==> flow/design.v <==
module data_source (
    input wire clk,
    input wire rst_n,
    output reg fifo_write_valid,
    output reg [8:0] fifo_write_data,
    input wire fifo_write_ready,
    output reg lcd_resetn
);
localparam MAX_CMDS = 69;
reg [8:0] init_cmd[MAX_CMDS:0];
localparam INIT_RESET   = 4'd0;
localparam INIT_PREPARE = 4'd1;
localparam INIT_WAKEUP  = 4'd2;
localparam INIT_SNOOZE  = 4'd3;
localparam INIT_WORKING = 4'd4;
localparam SEND_PIXEL_H = 4'd5;
localparam SEND_PIXEL_L = 4'd6;
localparam FRAME_DONE   = 4'd7;
localparam CNT_100MS = 32'd2700000;
localparam CNT_120MS = 32'd3240000;
localparam CNT_200MS = 32'd5400000;
reg [3:0] init_state;
reg [6:0] cmd_index;
reg [31:0] delay_cnt;
reg [15:0] pixel_cnt;
reg [15:0] pixel_data;
reg [3:0] frame_cmd_index;
localparam LCD_WIDTH = 240;
localparam LCD_HEIGHT = 135;
localparam PIXEL_COUNT = LCD_WIDTH * LCD_HEIGHT;
localparam COLOR_BLUE  = 16'h001F;
localparam COLOR_GREEN = 16'h07E0;
localparam COLOR_RED   = 16'hF800;
localparam CMD_CASET = 9'h02A;
localparam CMD_RASET = 9'h02B;
localparam CMD_RAMWR = 9'h02C;
initial begin
    init_cmd[0] = 9'h036;
    init_cmd[1] = 9'h170;
    init_cmd[2] = 9'h03A;
    init_cmd[3] = 9'h105;
    init_cmd[4] = 9'h0B2;
    init_cmd[5] = 9'h10C;
    init_cmd[6] = 9'h10C;
    init_cmd[7] = 9'h100;
    init_cmd[8] = 9'h133;
    init_cmd[9] = 9'h133;
    init_cmd[10] = 9'h0B7;
    init_cmd[11] = 9'h135;
    init_cmd[12] = 9'h0BB;
    init_cmd[13] = 9'h119;
    init_cmd[14] = 9'h0C0;
    init_cmd[15] = 9'h12C;
    init_cmd[16] = 9'h0C2;
    init_cmd[17] = 9'h101;
    init_cmd[18] = 9'h0C3;
    init_cmd[19] = 9'h112;
    init_cmd[20] = 9'h0C4;
    init_cmd[21] = 9'h120;
    init_cmd[22] = 9'h0C6;
    init_cmd[23] = 9'h10F;
    init_cmd[24] = 9'h0D0;
    init_cmd[25] = 9'h1A4;
    init_cmd[26] = 9'h1A1;
    init_cmd[27] = 9'h0E0;
    init_cmd[28] = 9'h1D0;
    init_cmd[29] = 9'h104;
    init_cmd[30] = 9'h10D;
    init_cmd[31] = 9'h111;
    init_cmd[32] = 9'h113;
    init_cmd[33] = 9'h12B;
    init_cmd[34] = 9'h13F;
    init_cmd[35] = 9'h154;
    init_cmd[36] = 9'h14C;
    init_cmd[37] = 9'h118;
    init_cmd[38] = 9'h10D;
    init_cmd[39] = 9'h10B;
    init_cmd[40] = 9'h11F;
    init_cmd[41] = 9'h123;
    init_cmd[42] = 9'h0E1;
    init_cmd[43] = 9'h1D0;
    init_cmd[44] = 9'h104;
    init_cmd[45] = 9'h10C;
    init_cmd[46] = 9'h111;
    init_cmd[47] = 9'h113;
    init_cmd[48] = 9'h12C;
    init_cmd[49] = 9'h13F;
    init_cmd[50] = 9'h144;
    init_cmd[51] = 9'h151;
    init_cmd[52] = 9'h12F;
    init_cmd[53] = 9'h11F;
    init_cmd[54] = 9'h11F;
    init_cmd[55] = 9'h120;
    init_cmd[56] = 9'h123;
    init_cmd[57] = 9'h021;
    init_cmd[58] = 9'h029;
    init_cmd[59] = 9'h02A;
    init_cmd[60] = 9'h100;
    init_cmd[61] = 9'h128;
    init_cmd[62] = 9'h101;
    init_cmd[63] = 9'h117;
    init_cmd[64] = 9'h02B;
    init_cmd[65] = 9'h100;
    init_cmd[66] = 9'h135;
    init_cmd[67] = 9'h100;
    init_cmd[68] = 9'h1BB;
    init_cmd[69] = 9'h02C;
end
always @(posedge clk or negedge rst_n) begin
    if (!rst_n) begin
        init_state <= INIT_RESET;
        cmd_index <= 0;
        delay_cnt <= 0;
        pixel_cnt <= 0;
        pixel_data <= 0;
        frame_cmd_index <= 0;
        lcd_resetn <= 0;
        fifo_write_valid <= 0;
        fifo_write_data <= 0;
    end else begin
        fifo_write_valid <= 0;
        case (init_state)
            INIT_RESET: begin
                lcd_resetn <= 0;
                if (delay_cnt == CNT_100MS) begin
                    delay_cnt <= 0;
                    init_state <= INIT_PREPARE;
                    lcd_resetn <= 1;
                end else begin
                    delay_cnt <= delay_cnt + 1;
                end
            end
            INIT_PREPARE: begin
                if (delay_cnt == CNT_200MS) begin
                    delay_cnt <= 0;
                    init_state <= INIT_WAKEUP;
                end else begin
                    delay_cnt <= delay_cnt + 1;
                end
            end
            INIT_WAKEUP: begin
                if (fifo_write_ready && !fifo_write_valid) begin
                    fifo_write_valid <= 1;
                    fifo_write_data <= 9'h011;
                    init_state <= INIT_SNOOZE;
                end
            end
            INIT_SNOOZE: begin
                if (delay_cnt == CNT_120MS) begin
                    delay_cnt <= 0;
                    cmd_index <= 0;
                    init_state <= INIT_WORKING;
                end else begin
                    delay_cnt <= delay_cnt + 1;
                end
            end
            INIT_WORKING: begin
                if (cmd_index <= MAX_CMDS) begin
                    if (fifo_write_ready && !fifo_write_valid) begin
                        fifo_write_valid <= 1;
                        fifo_write_data <= init_cmd[cmd_index];
                        cmd_index <= cmd_index + 1;
                    end
                end else begin
                    init_state <= SEND_PIXEL_H;
                    pixel_cnt <= 0;
                end
            end
            SEND_PIXEL_H: begin
                if (pixel_cnt < PIXEL_COUNT) begin
                    if (pixel_cnt < (PIXEL_COUNT / 3))
                        pixel_data <= COLOR_BLUE;
                    else if (pixel_cnt < (PIXEL_COUNT * 2 / 3))
                        pixel_data <= COLOR_GREEN;
                    else
                        pixel_data <= COLOR_RED;
                    if (fifo_write_ready && !fifo_write_valid) begin
                        fifo_write_valid <= 1;
                        fifo_write_data <= {1'b1, pixel_data[15:8]};
                        init_state <= SEND_PIXEL_L;
                    end
                end else begin
                    init_state <= FRAME_DONE;
                    frame_cmd_index <= 0;
                end
            end
            SEND_PIXEL_L: begin
                if (fifo_write_ready && !fifo_write_valid) begin
                    fifo_write_valid <= 1;
                    fifo_write_data <= {1'b1, pixel_data[7:0]};
                    pixel_cnt <= pixel_cnt + 1;
                    init_state <= SEND_PIXEL_H;
                end
            end
            FRAME_DONE: begin
                if (fifo_write_ready && !fifo_write_valid) begin
                    fifo_write_valid <= 1;
                    case (frame_cmd_index)
                        4'd0: fifo_write_data <= CMD_CASET;
                        4'd1: fifo_write_data <= 9'h100;
                        4'd2: fifo_write_data <= 9'h128;
                        4'd3: fifo_write_data <= 9'h101;
                        4'd4: fifo_write_data <= 9'h117;
                        4'd5: fifo_write_data <= CMD_RASET;
                        4'd6: fifo_write_data <= 9'h100;
                        4'd7: fifo_write_data <= 9'h135;
                        4'd8: fifo_write_data <= 9'h100;
                        4'd9: fifo_write_data <= 9'h1BB;
                        4'd10: fifo_write_data <= CMD_RAMWR;
                    endcase
                    if (frame_cmd_index == 4'd10) begin
                        frame_cmd_index <= 0;
                        pixel_cnt <= 0;
                        init_state <= SEND_PIXEL_H;
                    end else begin
                        frame_cmd_index <= frame_cmd_index + 1;
                    end
                end
            end
            default: init_state <= INIT_RESET;
        endcase
    end
end
endmodule
module fifo #(
    parameter DEPTH = 16,
    parameter WIDTH = 9
) (
    input wire clk,
    input wire rst_n,
    input wire read_ready,
    output wire read_valid,
    output reg [WIDTH-1:0] read_data,
    output wire write_ready,
    input wire write_valid,
    input wire [WIDTH-1:0] write_data
);
localparam PTR_BITS = $clog2(DEPTH);
reg [WIDTH-1:0] data [DEPTH-1:0];
reg [PTR_BITS:0] wr_ptr, rd_ptr;
wire [PTR_BITS:0] n = wr_ptr - rd_ptr;
integer i;
always @(posedge clk or negedge rst_n) begin
    if (!rst_n) begin
        for (i = 0; i < DEPTH; i = i + 1) begin
            data[i] <= 0;
        end
        wr_ptr <= 0;
        rd_ptr <= 0;
        read_data <= 0;
    end else begin
        if (write_valid && write_ready) begin
            data[wr_ptr[PTR_BITS-1:0]] <= write_data;
            wr_ptr <= wr_ptr + 1;
        end
        if (read_valid && read_ready) begin
            read_data <= data[rd_ptr[PTR_BITS-1:0]];
            rd_ptr <= rd_ptr + 1;
        end
    end
end
assign read_valid = (n != 0);
assign write_ready = (n != DEPTH);
endmodule
module serializer(
    input clk,
    input rst_n,
    input fifo_valid,         
    input [8:0] fifo_data,   
    output fifo_read_ready,   
    output reg CS,          
    output reg SCLK,       
    output reg D_C,          
    output reg SDA          
);
    localparam IDLE  = 2'd0;
    localparam LOAD  = 2'd1;
    localparam SHIFT = 2'd2;
    localparam DONE  = 2'd3;
    reg [1:0] state;
    reg [7:0] shift_reg;  
    reg [2:0] crt;   
    assign fifo_read_ready = (state == IDLE);
    always @(posedge clk or negedge rst_n) begin
        if (!rst_n) begin
            state     <= IDLE;
            shift_reg <= 8'd0;
            crt   <= 0;
            CS        <= 1;  
            SCLK      <= 0;
            D_C       <= 0;
            SDA       <= 0;
        end else begin
            case (state)
                IDLE: begin
                    CS   <= 1;
                    SCLK <= 0;
                    if (fifo_valid) begin
                        state <= LOAD;
                    end
                end
                LOAD: begin
                    D_C       <= fifo_data[8];  
                    shift_reg <= fifo_data[7:0];
                    crt <= 3'd7;  
                    CS        <= 0;  
                    state     <= SHIFT;
                end
                SHIFT: begin                 
                    if (SCLK == 0) begin
                        SCLK <= 1;
                        SDA  <= shift_reg[crt];
                    end else begin
                        SCLK <= 0;
                        if (crt == 0)
                            state <= DONE;
                        else
                            crt <= crt - 1;
                    end
                end
                DONE: begin
                    CS    <= 1; 
                    state <= IDLE;
                end
                default: state <= IDLE;
            endcase
        end
    end
endmodule
module lcd_driver_top (
    input  wire clk,
    input  wire rst_n,
    output wire lcd_resetn,
    output wire lcd_cs,
    output wire lcd_dc,
    output wire lcd_sclk,
    output wire lcd_sda
);
wire ds_fifo_write_valid;
wire [8:0] ds_fifo_write_data;
wire ds_fifo_write_ready;
wire fifo_serial_read_valid;
wire [8:0] fifo_serial_read_data;
wire fifo_serial_read_ready;
data_source data_source_inst (
    .clk(clk),
    .rst_n(rst_n),
    .fifo_write_valid(ds_fifo_write_valid),
    .fifo_write_data(ds_fifo_write_data),
    .fifo_write_ready(ds_fifo_write_ready),
    .lcd_resetn(lcd_resetn)
);
fifo #(
    .DEPTH(16),
    .WIDTH(9)
) fifo_inst (
    .clk(clk),
    .rst_n(rst_n),
    .read_ready(fifo_serial_read_ready),
    .read_valid(fifo_serial_read_valid),
    .read_data(fifo_serial_read_data),
    .write_ready(ds_fifo_write_ready),
    .write_valid(ds_fifo_write_valid),
    .write_data(ds_fifo_write_data)
);
serializer serializer_inst (
    .clk(clk),
    .rst_n(rst_n),
    .fifo_valid(fifo_serial_read_valid),
    .fifo_data(fifo_serial_read_data),
    .fifo_read_ready(fifo_serial_read_ready),
    .CS(lcd_cs),
    .SCLK(lcd_sclk),
    .D_C(lcd_dc),
    .SDA(lcd_sda)
);
endmodule
Step by step through the tools: lcd_driver_top:

The steps from the RTL of lcd_driver_top to its reports follow in flow order.
Line numbers count from 1 in the design file above.
Operators: Yosys type, input widths -> output width; for muxes data width and select width s.
The mark - stands for no value.

* design top: lcd_driver_top
* clock input: clk
* standard-cell library: sky130hd
* library corner: tt_025C_1v80

Word level:

Yosys after proc, flatten, opt, wreduce and memory -nomap, before mapping. Print and check cells are not counted. Equal cells are merged and count once.
Memory sizes are those after Yosys's memory passes, which may raise the word count (mostly to a power of two), join words into wider ones and drop unused or constant bits.

* muxes and demuxes: 55
* shift-type cells: 1
* bitwise logic cells: 1
* add/subtract/negate cells: 8
* reduce/logical cells: 48
* equality and inequality tests: 73
* magnitude comparators: 4

Operators by type and width (count)
* $pmux 9 s16: 1
* $pmux 32 s3: 1
* $mux 32: 3
* $mux 16: 6
* $pmux 9 s9: 1
* $eq 4x4->1 const B: 19
* $eq 32x22->1 const B: 2
* $eq 4x3->1 const B: 16
* $mux 9: 7
* $mux 4: 13
* $pmux 16 s3: 1
* $pmux 9 s5: 1
* $reduce_and 2->1: 18
* $lt 16x15->1 const B: 2
* $add 32x1->32 const B: 1
* $eq 32x23->1 const B: 1
* $eq 4x2->1 const B: 8
* $pmux 4 s8: 1
* $ne 2x1->1 const B: 13
* $mux 7: 3
* $reduce_and 9->1: 2
* $add 16x1->16 const B: 1
* $lt 16x14->1 const B: 1
* $eq 4x1->1 const B: 4
* $logic_not 4->1: 4
* $pmux 7 s2: 1
* $ne 10x9->1 const B: 1
* $reduce_bool 2->1: 5

Other operator kinds: 33; their cells: 53.

* bits of input ports: 2
* bits in read-only memories: 630
* memories kept: 1
* flip-flop bits (word level): 270

Memories
* data_source_inst.init_cmd: depth 70, width 9, read ports 1, write ports 0, line 10 `reg [8:0] init_cmd[MAX_CMDS:0];`

Logic depth:

Depth = most cells in a row (Yosys ltp): at word level without a register or memory, in the mapped netlist without a sequential cell, where the memories' decode and read muxes count.

* depth after elaboration: 6
* ABC_AREA: 0
* depth in mapped cells: 11

Netlist:

The flow's flattened synthesis, as Yosys stat reports it; memories are mapped. The netlist is that of the ABC_AREA named above (0 if unset); the other value can give another one.
Totals and module areas in this step are rounded.

* flip-flop cells: 263
* cell count: 1301
* chip area (Yosys): 0.014 sq mm
* buffer cells: 88

Cell types
* sky130_fd_sc_hd__dfrtp_1: count 260, total area 6506.24 sq um
* sky130_fd_sc_hd__mux2_2: count 155, total area 1.75E+03 sq um
* sky130_fd_sc_hd__nand2_1: count 91, total area 341.578 sq um
* sky130_fd_sc_hd__o21ai_0: count 68, total area 340.326 sq um
* sky130_fd_sc_hd__ha_1: count 27, total area 337.824 sq um
* sky130_fd_sc_hd__a21oi_1: count 60, total area 300.288 sq um
* sky130_fd_sc_hd__clkbuf_1: count 69, total area 258.998 sq um
* sky130_fd_sc_hd__nor2_1: count 67, total area 251.491 sq um
* sky130_fd_sc_hd__nand3_1: count 45, total area 225.216 sq um
* sky130_fd_sc_hd__xnor2_1: count 23, total area 201.443 sq um
* sky130_fd_sc_hd__a221oi_1: count 20, total area 175.168 sq um
* sky130_fd_sc_hd__a222oi_1: count 15, total area 150.144 sq um
* sky130_fd_sc_hd__a22oi_1: count 18, total area 135.13 sq um
* sky130_fd_sc_hd__xor2_1: count 15, total area 131.376 sq um
* sky130_fd_sc_hd__a22o_1: count 14, total area 122.618 sq um
* sky130_fd_sc_hd__inv_1: count 30, total area 112.608 sq um
* sky130_fd_sc_hd__nor2b_1: count 18, total area 112.608 sq um
* sky130_fd_sc_hd__nand2b_1: count 17, total area 106.352 sq um

Not listed: further types 68, cells in them 289.
The figures by module come from a second, unflattened synthesis with its own total; it is not the netlist above.

* cell total of the unflattened synthesis: 1338
* area (unflattened synthesis): 0.0142 sq mm

Rows give one instance, submodules left out.

Modules
* fifo: instances 1, cells 606, sequential area 0.00408 sq mm, area 0.00777 sq mm
* data_source: instances 1, cells 668, sequential area 0.00203 sq mm, area 0.00562 sq mm
* serializer: instances 1, cells 64, sequential area 0.000478 sq mm, area 0.000833 sq mm
* lcd_driver_top: instances 1, cells 0, sequential area 0 sq mm, area 0 sq mm

Timing after synthesis:

Path of least setup slack by OpenSTA after synthesis, without wires, with an ideal clock, recovery checks aside; 20% of the period is set as input and as output delay. Where synthesis merged equal registers, the netlist keeps one of their names.

* kind: reg2reg
* start: register fifo_inst.rd_ptr[2]
* end: register fifo_inst.data[15][0]
* setup slack: 6725 ps
* stages on the path: 12
* clock period: 10000 ps
* buffers on the path: 3
* arrival: 3151 ps
* time at the first pin: 0 ps
* path delay: 3276 ps
* period reached after synthesis: 3275 ps

"path delay" = arrival - input delay + setup time.
"stages on the path" counts driving pins, that of a launching flip-flop among them; a cell with two outputs on the path counts twice.
"period reached after synthesis" = period - worst setup slack (recovery checks aside). The figure is calculated, with input and output delays left at 20% of the set period.
Between the ends stands the longest chain of elaborated cells between them, by number of cells; it is not shown to be the way that was timed. Of several equally long chains one is given.
Each line given opens the expression or statement behind the cell; cells for indexed reads and writes are added by Yosys, which also makes memories of some case tables.
Lines with a computed index may be missing from the assigning lines.

* cells stage by stage: sky130_fd_sc_hd__dfrtp_1 sky130_fd_sc_hd__clkbuf_1 sky130_fd_sc_hd__inv_1 sky130_fd_sc_hd__clkbuf_1 sky130_fd_sc_hd__ha_1 sky130_fd_sc_hd__and3b_1 sky130_fd_sc_hd__or4_4 sky130_fd_sc_hd__a211o_2 sky130_fd_sc_hd__and3_4 sky130_fd_sc_hd__buf_6 sky130_fd_sc_hd__nand3_4 sky130_fd_sc_hd__mux2_2
* cells in the longest elaborated chain: 4
* elaborated cells on any way between the ends: 4
* RTL lines with such cells: 3
* those cells by class: add/sub: 1; eq/ne: 1; reduce/logical: 2

RTL lines, path after synthesis
* start: declaration: line 240 `reg [PTR_BITS:0] wr_ptr, rd_ptr;`
* start: assignment: line 249 `rd_ptr <= 0;`
* start: assignment: line 258 `rd_ptr <= rd_ptr + 1;`
* $sub 5x5->5: line 241 `wire [PTR_BITS:0] n = wr_ptr - rd_ptr;`
* $ne 5x5->1: line 263 `assign write_ready = (n != DEPTH);`
* $logic_and 1x1->1: line 252 `if (write_valid && write_ready) begin`
* $reduce_and 2->1
* end: assignment: line 246 `data[i] <= 0;`
* end: declaration: line 239 `reg [WIDTH-1:0] data [DEPTH-1:0];`

Worst path after layout:

From the final timing report of flow run 2: the path of least setup slack in the routed layout; clock arrival at registers is part of the times.
The path's times are printed in steps of 10 ps; the period is the one set.

* kind: reg2reg
* start: register fifo_inst.rd_ptr[2]
* end: register fifo_inst.data[8][4]
* arrival: 5050 ps
* time at the first pin: 500 ps
* stages on the path: 11
* buffers on the path: 2
* clock period: 5530 ps
* setup slack: 880 ps

Between the ends stands the longest chain of elaborated cells between them, by number of cells; it is not shown to be the way that was timed. Of several equally long chains one is given.
Lines with a computed index may be missing from the assigning lines.

* cells stage by stage: sky130_fd_sc_hd__dfrtp_1 sky130_fd_sc_hd__clkbuf_1 sky130_fd_sc_hd__inv_1 sky130_fd_sc_hd__clkbuf_1 sky130_fd_sc_hd__ha_1 sky130_fd_sc_hd__and3b_1 sky130_fd_sc_hd__or4_4 sky130_fd_sc_hd__a211oi_2 sky130_fd_sc_hd__nor2_2 sky130_fd_sc_hd__nand3_2 sky130_fd_sc_hd__mux2_2
* cells in the longest elaborated chain: 4
* elaborated cells on any way between the ends: 4
* RTL lines with such cells: 3
* those cells by class: add/sub: 1; eq/ne: 1; reduce/logical: 2

RTL lines, path after layout
* start: declaration: line 240 `reg [PTR_BITS:0] wr_ptr, rd_ptr;`
* start: assignment: line 249 `rd_ptr <= 0;`
* start: assignment: line 258 `rd_ptr <= rd_ptr + 1;`
* $sub 5x5->5: line 241 `wire [PTR_BITS:0] n = wr_ptr - rd_ptr;`
* $ne 5x5->1: line 263 `assign write_ready = (n != DEPTH);`
* $logic_and 1x1->1: line 252 `if (write_valid && write_ready) begin`
* $reduce_and 2->1
* end: assignment: line 246 `data[i] <= 0;`
* end: declaration: line 239 `reg [WIDTH-1:0] data [DEPTH-1:0];`

Lab notebook: lcd_driver_top

Below are 3 stored runs of the flow (Yosys, OpenROAD; platform sky130hd) on lcd_driver_top, each with its settings and what was measured, unordered. Constraints: input delay and output delay 20% of the set period each, output load 0.01 pF.
"achieved period": clock period set for the run, less the worst setup slack. It is reckoned from that one timing run; input and output delays stay at 20% of the period that was set.
"worst setup path time" = time allowed to the worst setup path (clock period - input delay - output delay, where it has them) - its slack; a late launch clock adds to it, a late capture clock takes from it.
By "power consumption" is meant OpenSTA's value without simulated activity: inputs other than the clock are taken to toggle once in ten clock periods, and the tool carries that through the logic.
"worst setup path time" is known to 10 ps.
The measured numbers are rounded.

### Flow run 1

==> flow/run.sh <==
#!/bin/bash
# the make line also repeats the synthesis and layout settings of config.mk as NAME=value (left out here)
make -C /OpenROAD-flow-scripts/flow DESIGN_CONFIG=/design/flow/config.mk WORK_HOME=/design/flow/orfs CLKGATE_MAP_FILE= finish
==> flow/config.mk <==
export PLATFORM = sky130hd
export DESIGN_NAME = lcd_driver_top
export DESIGN_NICKNAME = lcd_driver_top
export VERILOG_FILES = /design/flow/design.v
export SDC_FILE = /design/flow/constraint.sdc
export NUM_CORES = 4
export LEC_CHECK = 0
export ABC_AREA = 1
export CAP_MARGIN = 20
export CELL_PAD_IN_SITES_GLOBAL_PLACEMENT = 2
export CORE_ASPECT_RATIO = 0.75
export CORE_MARGIN = 6
export CORE_UTILIZATION = 52
export CTS_CLUSTER_SIZE = 38
export GPL_ROUTABILITY_DRIVEN = 0
export HOLD_SLACK_MARGIN = 0.12
export MAX_ROUTING_LAYER = met4
export MIN_ROUTING_LAYER = met2
export PLACE_DENSITY = 0.81
export SETUP_SLACK_MARGIN = -0.72
export SLEW_MARGIN = 35
export TNS_END_PERCENT = 65
==> flow/constraint.sdc <==
create_clock -name core_clock -period 10.0 [get_ports {clk}]
set_input_delay 2.0000 -clock core_clock [delete_from_list [all_inputs] [get_ports {clk}]]
set_output_delay 2.0000 -clock core_clock [all_outputs]
set_load 0.01 [all_outputs]

Outcome of flow run 1: did not finish, placement stopped with GPL-0301

### Flow run 2

==> flow/run.sh <==
#!/bin/bash
# the make line also repeats the synthesis and layout settings of config.mk as NAME=value (left out here)
make -C /OpenROAD-flow-scripts/flow DESIGN_CONFIG=/design/flow/config.mk WORK_HOME=/design/flow/orfs CLKGATE_MAP_FILE= finish
==> flow/config.mk <==
export PLATFORM = sky130hd
export DESIGN_NAME = lcd_driver_top
export DESIGN_NICKNAME = lcd_driver_top
export VERILOG_FILES = /design/flow/design.v
export SDC_FILE = /design/flow/constraint.sdc
export NUM_CORES = 4
export LEC_CHECK = 0
export CAP_MARGIN = 15
export CELL_PAD_IN_SITES_DETAIL_PLACEMENT = 2
export CELL_PAD_IN_SITES_GLOBAL_PLACEMENT = 2
export CORE_ASPECT_RATIO = 0.81
export CORE_MARGIN = 7
export CORE_UTILIZATION = 35
export CTS_CLUSTER_DIAMETER = 333
export CTS_CLUSTER_SIZE = 26
export GPL_ROUTABILITY_DRIVEN = 1
export GPL_TIMING_DRIVEN = 0
export HOLD_SLACK_MARGIN = 0.07
export MAX_ROUTING_LAYER = met4
export MIN_ROUTING_LAYER = met1
export SETUP_SLACK_MARGIN = -0.34
export SLEW_MARGIN = 10
export TNS_END_PERCENT = 75
==> flow/constraint.sdc <==
create_clock -name core_clock -period 5.53 [get_ports {clk}]
set_input_delay 1.1060 -clock core_clock [delete_from_list [all_inputs] [get_ports {clk}]]
set_output_delay 1.1060 -clock core_clock [all_outputs]
set_load 0.01 [all_outputs]

Results of flow run 2:
- Overall die area: 0.0457 sq mm
- Power consumption: 3.16 mW
- Utilization after routing: 0.388
- Achieved period: 4647 ps
- Summed negative setup slack: 0 ps
- Worst setup path time: 4650 ps
- Critical path kind: reg2reg
- Post-route worst hold slack: 483 ps
- Setup slack of the worst path: 883 ps
- Post-synthesis cell area: 0.014 sq mm
- Std-cell area (final layout): 0.0152 sq mm

### Flow run 3

==> flow/run.sh <==
#!/bin/bash
# the make line also repeats the synthesis and layout settings of config.mk as NAME=value (left out here)
make -C /OpenROAD-flow-scripts/flow DESIGN_CONFIG=/design/flow/config.mk WORK_HOME=/design/flow/orfs CLKGATE_MAP_FILE= finish
==> flow/config.mk <==
export PLATFORM = sky130hd
export DESIGN_NAME = lcd_driver_top
export DESIGN_NICKNAME = lcd_driver_top
export VERILOG_FILES = /design/flow/design.v
export SDC_FILE = /design/flow/constraint.sdc
export NUM_CORES = 4
export LEC_CHECK = 0
export CAP_MARGIN = 20
export CELL_PAD_IN_SITES_GLOBAL_PLACEMENT = 3
export CORE_MARGIN = 2
export CORE_UTILIZATION = 52
export MAX_ROUTING_LAYER = met4
export MIN_ROUTING_LAYER = met2
export PLACE_DENSITY_LB_ADDON = 0.08
export SETUP_SLACK_MARGIN = -0.72
export SLEW_MARGIN = 20
==> flow/constraint.sdc <==
create_clock -name core_clock -period 10.0 [get_ports {clk}]
set_input_delay 2.0000 -clock core_clock [delete_from_list [all_inputs] [get_ports {clk}]]
set_output_delay 2.0000 -clock core_clock [all_outputs]
set_load 0.01 [all_outputs]

Outcome of flow run 3: did not finish, placement stopped with FLW-0024
